==> flow/design.v <==
module PE (
    input              clk,
    input              CIM_en,
    input              STDW,  
    input              STDR,  
    input        [5:0] STD_A,  
    input        [3:0] weight_in,  
    input      [255:0] act_in,  
    output reg   [3:0] weight_out,  
    output reg  [13:0] PSUM  
);
reg  [255:0] weight;  
integer i;
always @(posedge clk) begin
    for (i = 0; i < 64; i = i+1) begin
        if (STDW && STD_A == i) begin  
            weight[4*i+3 -: 4] <= weight_in;
        end
    end
end
always@(*) begin
    weight_out = 4'b0;
    PSUM = 14'b0;
    if (STDW) begin  
    end
    else if (STDR) begin  
        weight_out = weight[4*STD_A+3 -: 4];
    end
    else begin  
        if (CIM_en) begin
            for (i = 0; i < 64; i = i+1) begin
                PSUM = PSUM + weight[4*i+3 -: 4] * act_in[4*i+3 -: 4];  
            end
        end
    end
end
endmodule
* From RTL to reports: PE
The steps from the RTL of PE to its reports follow in flow order. Line numbers count from 1 in the design file above. Cell names lack the library's common part. Not given: --
Design: top PE, clock input clk, standard-cell library sky130hd, timing corner tt_025C_1v80

* Word-level counts
Source: Yosys, flattened and elaborated, memories not mapped. Widths are those after wreduce; folded enables and synchronous resets count as part of the registers. Registers that Yosys merges into a memory's read port (data or address) are not register bits. Print and check cells do not count. Equal cells are merged and count once.
Bit counts: register bits after elaboration 256, input port bits 270, output and inout port bits 18, word-level cells 328
Operators by class: add/sub/neg operators 66, multiply operators 64, eq/ne operators 63, shift operators 1, multiplexer cells 5, reduce/logical cells 65
Operators with widths (count):
- multiplier 4 x 4 -> 8 bit | 64
- adder 14 x 8 -> 14 bit | 57
- indexed select 256 x 11 -> 4 bit | 1
- == test 6 bit with constant B | 32
- == test 6 x 5 -> 1 bit with constant B | 16
- logical AND 1 bit | 64
- == test 6 x 4 -> 1 bit with constant B | 8
- 2-to-1 mux 14 bit | 3
- == test 6 x 3 -> 1 bit with constant B | 4
- adder 13 x 8 -> 14 bit | 1
- adder 12 x 8 -> 13 bit | 1
- adder 11 x 8 -> 12 bit | 1
- == test 6 x 2 -> 1 bit with constant B | 2
- subtractor 10 x 3 -> 11 bit with constant B | 1
- adder 10 x 8 -> 11 bit | 1
- adder 9 x 1 -> 10 bit with constant B | 1
- adder 9 x 8 -> 10 bit | 1
- adder 8 x 2 -> 9 bit with constant B | 1
- adder 8 x 8 -> 9 bit | 1
- 2-to-1 mux 4 bit | 2
- == test 6 x 1 -> 1 bit with constant B | 1
- zero test 6 bit | 1

* Longest topological paths
Longest topological path by Yosys (ltp), each cell counted once; first at word level (registers and memories cut), then after technology mapping (sequential cells cut; the memories' decode and read muxes count).
Logic depth: depth after elaboration 67, ABC_AREA 1, mapped depth 34, gate-level depth less buffers 34

* Mapped cells and area
Source: synth_stat.txt of the flow (Yosys; design flattened, memories mapped). It holds for the ABC_AREA given above (unset counts as 0); a run with the other value may have another netlist.
Cells by type:
- fa_1 | count 1002, total area 2.01E+04 um^2
- edfxtp_1 | count 256, total area 7.69E+03 um^2
- inv_1 | count 1948, total area 7.31E+03 um^2
- ha_1 | count 518, total area 6.48E+03 um^2
- nand2_1 | count 1707, total area 6.41E+03 um^2
- nor2_1 | count 92, total area 345.331 um^2
- o21ai_0 | count 20, total area 100.096 um^2
- buf_2 | count 18, total area 90.086 um^2
- clkbuf_1 | count 22, total area 82.579 um^2
- nand3_1 | count 15, total area 75.072 um^2
- a21oi_1 | count 12, total area 60.058 um^2
- o21ai_1 | count 7, total area 35.034 um^2
- buf_1 | count 8, total area 30.029 um^2
- buf_4 | count 4, total area 30.029 um^2
- a211oi_1 | count 2, total area 15.014 um^2
- nand4_1 | count 2, total area 12.512 um^2
- nor2_4 | count 1, total area 11.261 um^2
- xor2_1 | count 1, total area 8.758 um^2
Other cell types: 3; their cells: 4.
Synthesis totals: cells in the netlist 5639, cell area after synthesis 48865.6 um^2, sequential area 7687.4 um^2, flip-flops 256

* Timing after synthesis
OpenSTA on the mapped netlist: ideal clock, no wires. The path of least setup slack (recovery checks aside). Input and output delay are each 20% of the period. Register names are those of the netlist, which keeps one name where synthesis merged equal registers.
Path post-synthesis: path kind in2out, from input port act_in[252], to output port PSUM[13], period 20000 ps, input delay 4000 ps, time at the first pin 4000 ps, data arrival time 12275 ps, required time 16000 ps, setup slack 3725 ps, path delay 8275 ps, driving pins on the path 32, synthesis period reached 16275 ps
"path delay" = arrival - input delay + setup time. At an output port there is no setup time. "driving pins on the path" counts driving pins, that of a launching flip-flop among them; a cell with two outputs on the path counts twice. "synthesis period reached" = period - worst setup slack (recovery checks aside). The figure is calculated, with input and output delays left at 20% of the set period. Between the ends stands the longest chain of elaborated cells between them, by number of cells; it is not shown to be the way that was timed. Of several equally long chains one is given. A line is the first line of the expression or statement that the cell stems from. Yosys adds cells for indexed reads and writes and turns some case tables into memories.
On the way, post-synthesis: cells stage by stage nand2_1 -> fa_1 -> inv_1 -> fa_1 -> fa_1 -> inv_1 -> fa_1 -> inv_1 -> fa_1 -> inv_1 -> fa_1 -> fa_1 -> inv_1 -> fa_1 -> fa_1 -> inv_1 -> fa_1 -> inv_1 -> fa_1 -> inv_1 -> fa_1 -> inv_1 -> fa_1 -> ha_1 -> fa_1 -> nand3_1 -> nand2_1 -> a21oi_1 -> o21ai_0 -> nand2_1 -> nand2_1 -> nor2_1, cells in the longest elaborated chain 5
RTL lines, path post-synthesis:
- start, declared | RTL line 8 | input      [255:0] act_in,
- multiplier 4 x 4 -> 8 bit | RTL line 32 | PSUM = PSUM + weight[4*i+3 -: 4] * act_in[4*i+3 -: 4];
- adder 14 x 8 -> 14 bit | RTL line 32
- 2-to-1 mux 14 bit | RTL line 30 | if (CIM_en) begin
- 2-to-1 mux 14 bit | RTL line 26 | else if (STDR) begin
- 2-to-1 mux 14 bit | RTL line 24 | if (STDW) begin
- end, declared | RTL line 10 | output reg  [13:0] PSUM

* Timing after layout
From the final timing report of run 1: the path of least setup slack in the routed layout; clock arrival at registers is part of the times. The report prints the path's times to 10 ps; the period is as set.
Path post-layout: path kind in2out, from input port act_in[183], to output port PSUM[13], period 31300 ps, input delay 6260 ps, time at the first pin 6260 ps, data arrival time 16420 ps, required time 25040 ps, setup slack 8620 ps, driving pins on the path 32
Between the ends stands the longest chain of elaborated cells between them, by number of cells; it is not shown to be the way that was timed. Of several equally long chains one is given.
On the way, post-layout: cells stage by stage clkdlybuf4s50_1 -> nand2_1 -> fa_1 -> inv_1 -> fa_1 -> inv_1 -> fa_1 -> fa_1 -> fa_1 -> inv_1 -> fa_1 -> inv_1 -> fa_1 -> inv_1 -> fa_1 -> fa_1 -> fa_1 -> fa_1 -> inv_1 -> fa_1 -> inv_1 -> fa_1 -> ha_1 -> fa_1 -> nand3_1 -> nand2_1 -> a21oi_1 -> o21ai_0 -> nand2_1 -> nand2_1 -> nor2_1 -> clkdlybuf4s50_1, cells in the longest elaborated chain 23
RTL lines, path post-layout:
- start, declared | RTL line 8 | input      [255:0] act_in,
- multiplier 4 x 4 -> 8 bit | RTL line 32 | PSUM = PSUM + weight[4*i+3 -: 4] * act_in[4*i+3 -: 4];
- adder 14 x 8 -> 14 bit (19 in a row) | RTL line 32
- 2-to-1 mux 14 bit | RTL line 30 | if (CIM_en) begin
- 2-to-1 mux 14 bit | RTL line 26 | else if (STDR) begin
- 2-to-1 mux 14 bit | RTL line 24 | if (STDW) begin
- end, declared | RTL line 10 | output reg  [13:0] PSUM

==> results <==
Stored flow runs of PE (6 of them; Yosys, OpenROAD, sky130hd). They differ in their settings and are not a sequence. Constraints: input delay and output delay 20% of the set period each, output load 0.01 pF.
"clock period achieved" is the run's clock period less its worst setup slack. It is reckoned from that one timing run; input and output delays stay at 20% of the period that was set.
"time used up by the worst setup path" is the time allowed to the run's worst setup path (the clock period less input and output delay, where it has them) less its slack. Clock arrival times count: a late capture clock shortens it, a late launch clock lengthens it.
"time used up by the worst setup path" is given in steps of 10 ps.

* Run 1 | settings: ABC_AREA 1; CORE_ASPECT_RATIO 0.62; CORE_UTILIZATION 18; CTS_CLUSTER_DIAMETER 283; GPL_ROUTABILITY_DRIVEN 1; GPL_TIMING_DRIVEN 1; TNS_END_PERCENT 55; period_ns 31.3; CAP_MARGIN 20; CORE_MARGIN 2; SLEW_MARGIN 20 | results: area of the die 275777.0 um^2; post-synthesis cell area 48865.6 um^2; clock period achieved 22676 ps; final design utilization 21.3%; smallest setup slack 8624 ps; setup total negative slack 0 ps; worst hold slack after layout 6340 ps; time used up by the worst setup path 10160 ps; critical path type in2out; standard-cell area of the final layout 57373.8 um^2
* Run 2 | settings: CAP_MARGIN 20; CORE_ASPECT_RATIO 0.59; CORE_UTILIZATION 33; MAX_ROUTING_LAYER met4; MIN_ROUTING_LAYER met1; PLACE_DENSITY_LB_ADDON 0.08; TNS_END_PERCENT 5; period_ns 13.8; CORE_MARGIN 2; SLEW_MARGIN 20 | results: final design utilization 39.1%; time used up by the worst setup path 9550 ps; critical path type in2out; standard-cell area of the final layout 55515.7 um^2; post-synthesis cell area 47317.9 um^2; smallest setup slack -1274 ps; worst hold slack after layout 2693 ps; area of the die 146540.0 um^2; clock period achieved 15074 ps; setup total negative slack -9004 ps
* Run 3 | settings: period_ns 12.3; CAP_MARGIN 20; CORE_MARGIN 2; CORE_UTILIZATION 40; SLEW_MARGIN 20 | results: standard-cell area of the final layout 56365.3 um^2; worst hold slack after layout 2370 ps; post-synthesis cell area 47317.9 um^2; final design utilization 47.9%; time used up by the worst setup path 9250 ps; critical path type in2out; clock period achieved 14166 ps; area of the die 121062.0 um^2; setup total negative slack -16344 ps; smallest setup slack -1866 ps
* Run 4 | settings: ABC_AREA 0; CAP_MARGIN 15; CELL_PAD_IN_SITES_GLOBAL_PLACEMENT 2; CORE_ASPECT_RATIO 1.66; CORE_UTILIZATION 23; GPL_TIMING_DRIVEN 1; PLACE_DENSITY 0.42; SETUP_SLACK_MARGIN 0.28; period_ns 10.6; CORE_MARGIN 2; SLEW_MARGIN 20 | results: smallest setup slack -2819 ps; clock period achieved 13419 ps; time used up by the worst setup path 9180 ps; critical path type in2out; setup total negative slack -27985 ps; post-synthesis cell area 47317.9 um^2; standard-cell area of the final layout 59644.7 um^2; final design utilization 29.2%; area of the die 209490.0 um^2; worst hold slack after layout 1892 ps
* Run 5 | settings: ABC_AREA 1; CAP_MARGIN 40; CELL_PAD_IN_SITES_GLOBAL_PLACEMENT 2; CORE_ASPECT_RATIO 1.8; CORE_UTILIZATION 37; CTS_CLUSTER_DIAMETER 303; GPL_TIMING_DRIVEN 0; HOLD_SLACK_MARGIN 0.07; MIN_ROUTING_LAYER met2; SLEW_MARGIN 20; TNS_END_PERCENT 45; period_ns 23.1; CORE_MARGIN 2 | results: clock period achieved 19861 ps; area of the die 135118.0 um^2; worst hold slack after layout 4289 ps; final design utilization 42.4%; post-synthesis cell area 48865.6 um^2; time used up by the worst setup path 10620 ps; critical path type in2out; smallest setup slack 3239 ps; setup total negative slack 0 ps; standard-cell area of the final layout 55492.0 um^2
* Run 6 | settings: ABC_AREA 1; CELL_PAD_IN_SITES_GLOBAL_PLACEMENT 2; SLEW_MARGIN 15; TNS_END_PERCENT 5; period_ns 23.1; CAP_MARGIN 20; CORE_MARGIN 2; CORE_UTILIZATION 40 | results: area of the die 124976.0 um^2; smallest setup slack 3813 ps; post-synthesis cell area 48865.6 um^2; worst hold slack after layout 4499 ps; final design utilization 45.1%; setup total negative slack 0 ps; standard-cell area of the final layout 54863.9 um^2; time used up by the worst setup path 10050 ps; critical path type in2out; clock period achieved 19287 ps
